==> flow/design.v <==
module uart_rx
  #(parameter CLKS_PER_BIT = 104)
  (
   input        i_Clock,
   input        i_Rst,
   input        i_Rx_Serial,
   output reg [15:0] o_Rx_Byte,
  output reg square_wave,
  output reg pin1,
  output  reg pin2
  );
  parameter s_IDLE         = 3'b000;
  parameter s_RX_START_BIT = 3'b001;
  parameter s_RX_DATA_BITS = 3'b010;
  parameter s_RX_STOP_BIT  = 3'b011;
  parameter s_CLEANUP      = 3'b100;
  reg  [7:0] data_check;
  reg [7:0] first_8bit;
  reg [7:0] second_8bit;
  reg           r_Rx_Data_R;
  reg           r_Rx_Data;
  reg [15:0]     r_Clock_Count;
  reg [4:0]     r_Bit_Index;  
  reg [15:0]     r_Rx_Byte;
  reg [2:0]     r_SM_Main;
wire [60:0] distZ = 61'hFFFFFFFFFFFFFF;
reg [23:0] counter;
reg toggle;
reg toggle_n;
wire [23:0] store;
wire [15:0] distA;
reg [15:0] distB;
reg stop;
reg [15:0] rpm;
assign distA =40*distZ;
assign store = (rpm == 16'd0) ? 24'hFFFFFF : (18 * 100000)/ rpm;
  always @(posedge i_Clock)
    begin
    if (i_Rst)
    begin
      r_Rx_Data_R <= 1'b1;
      r_Rx_Data   <= 1'b1;
      o_Rx_Byte   <= 16'd0;
      rpm         <= 16'd0;
      counter     <= 24'd0;
      toggle      <= 1'b1;
      distB       <= 16'd0;
      stop        <= 1'b0;
      square_wave <= 1'b1;
      pin1        <= 1'b0;
      pin2        <= 1'b0;
    end
    else
    begin
      r_Rx_Data_R <= i_Rx_Serial;
      r_Rx_Data   <= i_Rx_Serial;
     o_Rx_Byte[15:8] <= second_8bit;
     o_Rx_Byte[7:0] <= first_8bit;
     rpm <= {second_8bit, first_8bit};
toggle_n = toggle;
if (stop==0)
begin
counter <= counter + 1;
if (counter >= store )
begin
toggle_n = ~toggle;
toggle <= toggle_n;
counter<=0;
if (second_8bit[7] == 0)
begin
pin1 <= 0;
pin2 <= 1;
end
else
begin
pin1 <= 1;
pin2 <= 0;
end
if (toggle_n==0)
begin
distB <= distB +1;
end
end
if (distB ==distA)
begin
stop <= 1;
end
else
begin
square_wave <= toggle_n;
end
end
end
end
always @(posedge i_Clock)
begin
    if (i_Rst)
    begin
      r_SM_Main     <= s_IDLE;
      r_Clock_Count <= 16'd0;
      r_Bit_Index   <= 5'd0;
      r_Rx_Byte     <= 16'd0;
      data_check    <= 8'h00;
      first_8bit    <= 8'h00;
      second_8bit   <= 8'h00;
    end
    else
      case (r_SM_Main)
        s_IDLE :
          begin
            r_Clock_Count <= 0;
            r_Bit_Index   <= 0;
            if (r_Rx_Data == 1'b0)           
              r_SM_Main <= s_RX_START_BIT;
            else
              r_SM_Main <= s_IDLE;
          end
        s_RX_START_BIT :
          begin
            if (r_Clock_Count == (CLKS_PER_BIT-1)/2)
              begin
                if (r_Rx_Data == 1'b0)
                  begin
                    r_Clock_Count <= 0;   
                    r_SM_Main     <= s_RX_DATA_BITS;
                  end
                else
                  r_SM_Main <= s_IDLE;
              end
            else
              begin
                r_Clock_Count <= r_Clock_Count + 1;
                r_SM_Main     <= s_RX_START_BIT;
              end
          end  
        s_RX_DATA_BITS :
          begin
            if (r_Clock_Count < CLKS_PER_BIT-1)
              begin
                r_Clock_Count <= r_Clock_Count + 1;
                r_SM_Main     <= s_RX_DATA_BITS;
              end
            else
              begin
                r_Clock_Count          <= 0;
                r_Rx_Byte[r_Bit_Index] <= r_Rx_Data;
                if (r_Bit_Index < 8)
                  begin
                    r_Bit_Index <= r_Bit_Index + 1;
                    r_SM_Main   <= s_RX_DATA_BITS;
                  end
                else
                  begin
						 if (data_check == 8'h01)
						 begin
                   first_8bit <= r_Rx_Byte[7:0];
						 data_check <= 8'h00;
						 end
						 if (data_check == 8'h00)
						 begin
					second_8bit <= r_Rx_Byte[7:0];
						 data_check <= 8'h01;
						 end
                    r_Bit_Index <= 0;
                    r_SM_Main   <= s_RX_STOP_BIT;
                  end
              end
          end  
        s_RX_STOP_BIT :
          begin
            if (r_Clock_Count < CLKS_PER_BIT-1)
              begin
                r_Clock_Count <= r_Clock_Count + 1;
                r_SM_Main     <= s_RX_STOP_BIT;
              end
            else
              begin
                r_Clock_Count <= 0;
                r_SM_Main     <= s_CLEANUP;
              end
          end  
        s_CLEANUP :
          begin
            r_SM_Main <= s_IDLE;
          end
        default :
          r_SM_Main <= s_IDLE;
      endcase
    end
endmodule  
From RTL to reports: uart_rx
The steps from the RTL of uart_rx to its reports follow in flow order.
Lines are those of the file above, counted from 1.
Operators carry their Yosys type and port widths (W data, S select, Z words).
{"block": "design", "design": "uart_rx", "clock_port": "i_Clock", "library": "sky130hd", "pvt_corner": "tt_025C_1v80"}

After elaboration
Source: Yosys, flattened and elaborated, memories not mapped. Widths are those after wreduce. Registers that Yosys merges into a memory's read port (data or address) are not register bits. Print and check cells do not count. Equal cells are merged and count once.
{"block": "bits", "register_bits": 142, "out_inout_bits": 19, "word_cells": 84}
{"block": "classes", "n_addsub": 5, "n_div": 1, "compare": 3, "eq_ne": 8, "shifts": 2, "n_mux": 23, "logic": 8, "n_reduce_logical": 16}
{"block": "ops", "operator": "$div A21 B16 Y32 const A", "n": 1}
{"block": "ops", "operator": "$pmux W16 S3", "n": 1}
{"block": "ops", "operator": "$mux W24", "n": 2}
{"block": "ops", "operator": "$mux W16", "n": 3}
{"block": "ops", "operator": "$add A16 B1 Y16 const B", "n": 2}
{"block": "ops", "operator": "$add A24 B1 Y24 const B", "n": 1}
{"block": "ops", "operator": "$ge A24 B24 Y1", "n": 1}
{"block": "ops", "operator": "$shift A1 B6 Y16", "n": 1}
{"block": "ops", "operator": "$shift A1 B6 Y16 const A", "n": 1}
{"block": "ops", "operator": "$eq A16 B16 Y1 const B", "n": 1}
{"block": "ops", "operator": "$and A16 B16 Y16", "n": 1}
{"block": "ops", "operator": "$or A16 B16 Y16", "n": 1}
{"block": "ops", "operator": "$eq A16 B6 Y1 const B", "n": 1}
{"block": "ops", "operator": "$lt A16 B7 Y1 const B", "n": 1}
{"block": "ops", "operator": "$not A16 Y16", "n": 1}
{"block": "ops", "operator": "$logic_not A16 Y1", "n": 1}
{"block": "ops", "operator": "$mux W8", "n": 2}
{"block": "ops", "operator": "$reduce_and A4 Y1", "n": 3}
{"block": "ops", "operator": "$pmux W3 S4", "n": 1}
{"block": "ops", "operator": "$reduce_and A2 Y1", "n": 5}
{"block": "ops", "operator": "$pmux W5 S2", "n": 1}
{"block": "ops", "operator": "$mux W5", "n": 2}
{"block": "ops", "operator": "$eq A8 B1 Y1 const B", "n": 1}
{"block": "ops", "operator": "$logic_not A8 Y1", "n": 1}
{"block": "ops", "operator": "$mux W1", "n": 8}
{"block": "ops", "operator": "$eq A3 B2 Y1 const B", "n": 2}
{"block": "ops", "operator": "$neg A5 Y6", "n": 1}
{"block": "ops", "operator": "$not A1 Y1", "n": 5}
Other operator kinds: 12; their cells: 14.

Logic depth
Yosys ltp: most cells in a row. Word level: on the elaborated netlist, between registers, memories and ports. Mapped: between sequential cells and ports; inverters and the memories' decode and read muxes count.
{"block": "logic_depth", "depth_word": 5, "ABC_AREA": 0, "mapped_depth": 487}

Synthesis result
The flow's flattened synthesis, as Yosys stat reports it; memories are mapped. The netlist is that of the ABC_AREA named above (0 if unset); the other value can give another one.
{"block": "types", "type": "sky130_fd_sc_hd__ha_1", "n": 392, "type_area_um2": 4.9E+03}
{"block": "types", "type": "sky130_fd_sc_hd__dfxtp_1", "n": 114, "type_area_um2": 2.28E+03}
{"block": "types", "type": "sky130_fd_sc_hd__a21oi_1", "n": 385, "type_area_um2": 1.93E+03}
{"block": "types", "type": "sky130_fd_sc_hd__nor2_1", "n": 489, "type_area_um2": 1835.51}
{"block": "types", "type": "sky130_fd_sc_hd__xnor2_1", "n": 167, "type_area_um2": 1.46E+03}
{"block": "types", "type": "sky130_fd_sc_hd__nand2_1", "n": 376, "type_area_um2": 1.41E+03}
{"block": "types", "type": "sky130_fd_sc_hd__o21ai_0", "n": 267, "type_area_um2": 1.34E+03}
{"block": "types", "type": "sky130_fd_sc_hd__xor2_1", "n": 135, "type_area_um2": 1.18E+03}
{"block": "types", "type": "sky130_fd_sc_hd__a21o_1", "n": 126, "type_area_um2": 945.907}
{"block": "types", "type": "sky130_fd_sc_hd__mux2_2", "n": 72, "type_area_um2": 810.778}
{"block": "types", "type": "sky130_fd_sc_hd__nand3_1", "n": 158, "type_area_um2": 790.758}
{"block": "types", "type": "sky130_fd_sc_hd__o21a_1", "n": 101, "type_area_um2": 758.227}
{"block": "types", "type": "sky130_fd_sc_hd__nand2b_1", "n": 112, "type_area_um2": 700.672}
{"block": "types", "type": "sky130_fd_sc_hd__inv_1", "n": 182, "type_area_um2": 683.155}
{"block": "types", "type": "sky130_fd_sc_hd__nor3_1", "n": 114, "type_area_um2": 570.547}
{"block": "types", "type": "sky130_fd_sc_hd__nor2b_1", "n": 75, "type_area_um2": 469.2}
{"block": "types", "type": "sky130_fd_sc_hd__o31ai_1", "n": 56, "type_area_um2": 420.403}
{"block": "types", "type": "sky130_fd_sc_hd__mux2i_1", "n": 39, "type_area_um2": 390.374}
Other cell types: 98; their cells: 961.
{"block": "synth_totals", "cells": 4321, "mapped_area_um2": 29983.8, "seq_area_um2": 2282.2, "ff_cells": 114, "n_buf": 125}

Worst setup path after synthesis
Path of least setup slack by OpenSTA after synthesis, without wires, with an ideal clock, recovery checks aside; 20% of the period is set as input and as output delay. Where synthesis merged equal registers, the netlist keeps one of their names.
{"block": "synth_path", "kind": "register to register", "start": "register (no name shown)", "end": "register distB[15]", "tclk_ns": 100.0, "setup_time_ns": 0.128, "arrival_time_ns": 86.197, "setup_slack_ns": 13.676, "delay_ns": 86.325, "driving_pins": 467, "path_buffers": 53, "synth_period_reached_ns": 86.324}
"delay_ns" = arrival - input delay + setup time.
"driving_pins": output pins that drive a net of the path, with the launching flip-flop's if there is one; two outputs of one cell count as two.
"synth_period_reached_ns" is the clock period less the worst setup slack; recovery checks do not enter. This is arithmetic on one report: input and output delays are still those of the set period (20% each).
{"block": "synth_via", "cell_sequence": "sky130_fd_sc_hd__dfxtp_1 -> sky130_fd_sc_hd__buf_2 -> sky130_fd_sc_hd__buf_2 -> sky130_fd_sc_hd__buf_1 -> sky130_fd_sc_hd__inv_1 -> sky130_fd_sc_hd__clkbuf_1 -> sky130_fd_sc_hd__buf_1 -> sky130_fd_sc_hd__clkbuf_1 -> sky130_fd_sc_hd__ha_1 -> sky130_fd_sc_hd__buf_2 -> sky130_fd_sc_hd__nor2b_1 -> sky130_fd_sc_hd__nand3_1 -> sky130_fd_sc_hd__nor4_1 -> sky130_fd_sc_hd__ha_1 -> sky130_fd_sc_hd__a21oi_1 -> sky130_fd_sc_hd__nand4_1 -> sky130_fd_sc_hd__a2111oi_1 -> sky130_fd_sc_hd__ha_1 -> (+431 left out) -> sky130_fd_sc_hd__a21oi_1 -> sky130_fd_sc_hd__nor2b_1 -> sky130_fd_sc_hd__o21ai_0 -> sky130_fd_sc_hd__nand2b_1 -> sky130_fd_sc_hd__a21oi_1 -> sky130_fd_sc_hd__nor2b_1 -> sky130_fd_sc_hd__o21ai_0 -> sky130_fd_sc_hd__nand2b_1 -> sky130_fd_sc_hd__nor2b_1 -> sky130_fd_sc_hd__and2_1 -> sky130_fd_sc_hd__clkbuf_1 -> sky130_fd_sc_hd__nand2_1 -> sky130_fd_sc_hd__nor3_1 -> sky130_fd_sc_hd__and2_1 -> sky130_fd_sc_hd__and3_1 -> sky130_fd_sc_hd__nand4_1 -> sky130_fd_sc_hd__xor2_1 -> sky130_fd_sc_hd__nor2_1"}
{"block": "synth_rtl", "item": "end, assigned", "line_no": 47, "text": "distB       <= 16'd0;"}
{"block": "synth_rtl", "item": "end, assigned", "line_no": 81, "text": "distB <= distB +1;"}
{"block": "synth_rtl", "item": "end, declared", "line_no": 32, "text": "reg [15:0] distB;"}
Chain of elaborated cells between the ends: none given.

Path in the finished layout
Path of least setup slack in the final report of record 1 (OpenROAD, finished layout, wires in). Where an end is a register, its clock arrival counts in the times.
{"block": "layout_path", "kind": "register to register", "start": "register (no name shown)", "end": "register distB[15]", "tclk_ns": 85.5, "setup_time_ns": 0.14, "arrival_time_ns": 76.86, "setup_slack_ns": 8.94, "driving_pins": 438, "path_buffers": 23}
{"block": "layout_via", "cell_sequence": "sky130_fd_sc_hd__dfxtp_1 -> sky130_fd_sc_hd__inv_1 -> sky130_fd_sc_hd__nand4_1 -> sky130_fd_sc_hd__nor4_2 -> sky130_fd_sc_hd__ha_1 -> sky130_fd_sc_hd__a21oi_2 -> sky130_fd_sc_hd__buf_4 -> sky130_fd_sc_hd__mux2i_2 -> sky130_fd_sc_hd__nor2_1 -> sky130_fd_sc_hd__ha_1 -> sky130_fd_sc_hd__o211ai_1 -> sky130_fd_sc_hd__and2_4 -> sky130_fd_sc_hd__nor2_1 -> sky130_fd_sc_hd__mux2_2 -> sky130_fd_sc_hd__ha_2 -> sky130_fd_sc_hd__o21a_4 -> sky130_fd_sc_hd__a2bb2oi_4 -> sky130_fd_sc_hd__mux2i_2 -> (+402 left out) -> sky130_fd_sc_hd__a21o_1 -> sky130_fd_sc_hd__a21oi_2 -> sky130_fd_sc_hd__nor2b_1 -> sky130_fd_sc_hd__o21ai_1 -> sky130_fd_sc_hd__nand2b_1 -> sky130_fd_sc_hd__a21oi_1 -> sky130_fd_sc_hd__nor2b_1 -> sky130_fd_sc_hd__o21ai_0 -> sky130_fd_sc_hd__nand2b_1 -> sky130_fd_sc_hd__nor2b_4 -> sky130_fd_sc_hd__and2_2 -> sky130_fd_sc_hd__nand2_1 -> sky130_fd_sc_hd__nor3_2 -> sky130_fd_sc_hd__and2_1 -> sky130_fd_sc_hd__and3_1 -> sky130_fd_sc_hd__nand4_1 -> sky130_fd_sc_hd__xor2_1 -> sky130_fd_sc_hd__nor2_1"}
{"block": "layout_rtl", "item": "end, assigned", "line_no": 47, "text": "distB       <= 16'd0;"}
{"block": "layout_rtl", "item": "end, assigned", "line_no": 81, "text": "distB <= distB +1;"}
{"block": "layout_rtl", "item": "end, declared", "line_no": 32, "text": "reg [15:0] distB;"}
Chain of elaborated cells between the ends: none given.

Top module uart_rx; platform sky130hd; tools Yosys and OpenROAD; 3 stored runs in no particular order. Input and output delays are each 20% of the period that was set; the output load is 0.01 pF.
"period_less_ws_ns" means the clock period less the worst setup slack. The figure is calculated, with input and output delays left at 20% of the set period.
"timing.worst_path_ns" = time allowed to the worst setup path (clock period - input delay - output delay, where it has them) - its slack; a late launch clock adds to it, a late capture clock takes from it.

{"run": "record 1", "settings": { "ABC_AREA": 0, "CAP_MARGIN": 15, "CORE_ASPECT_RATIO": 1.55, "CORE_UTILIZATION": 19, "MIN_ROUTING_LAYER": "met1", "SETUP_SLACK_MARGIN": 5.0, "TNS_END_PERCENT": 100, "period_ns": 85.5, "CORE_MARGIN": 2, "SLEW_MARGIN": 20 }, "results": { "period_less_ws_ns": 76.563, "post_synth_area_um2": 29983.8, "timing.worst_path_ns": 76.56, "critical_path_type": "register to register", "util_pct": 23.8, "holdWs_ns": 0.431, "setupTns_ns": 0.000, "fin_ws_ns": 8.937, "total_die_area_um2": 161080.0, "layout_stdcell_area_um2": 37297.0 }}
{"run": "record 2", "settings": { "CAP_MARGIN": 35, "CORE_UTILIZATION": 54, "CTS_CLUSTER_SIZE": 69, "GPL_ROUTABILITY_DRIVEN": 0, "GPL_TIMING_DRIVEN": 0, "HOLD_SLACK_MARGIN": 0.01, "MAX_ROUTING_LAYER": "met4", "MIN_ROUTING_LAYER": "met2", "period_ns": 152.0, "CORE_MARGIN": 2, "SLEW_MARGIN": 20 }, "results": { "period_less_ws_ns": 112.012, "post_synth_area_um2": 29983.8, "timing.worst_path_ns": 112.01, "critical_path_type": "register to register", "util_pct": 58.4, "holdWs_ns": 0.427, "setupTns_ns": 0.000, "fin_ws_ns": 39.988, "total_die_area_um2": 57427.3, "layout_stdcell_area_um2": 32115.8 }}
{"run": "record 3", "settings": { "CORE_UTILIZATION": 54, "CTS_CLUSTER_SIZE": 69, "GPL_TIMING_DRIVEN": 0, "HOLD_SLACK_MARGIN": 0.01, "MAX_ROUTING_LAYER": "met4", "period_ns": 152.0, "CAP_MARGIN": 20, "CORE_MARGIN": 2, "SLEW_MARGIN": 20 }, "results": { "period_less_ws_ns": 110.686, "post_synth_area_um2": 29983.8, "timing.worst_path_ns": 110.69, "critical_path_type": "register to register", "util_pct": 58.1, "holdWs_ns": 0.423, "setupTns_ns": 0.000, "fin_ws_ns": 41.313, "total_die_area_um2": 57427.3, "layout_stdcell_area_um2": 31933.1 }}
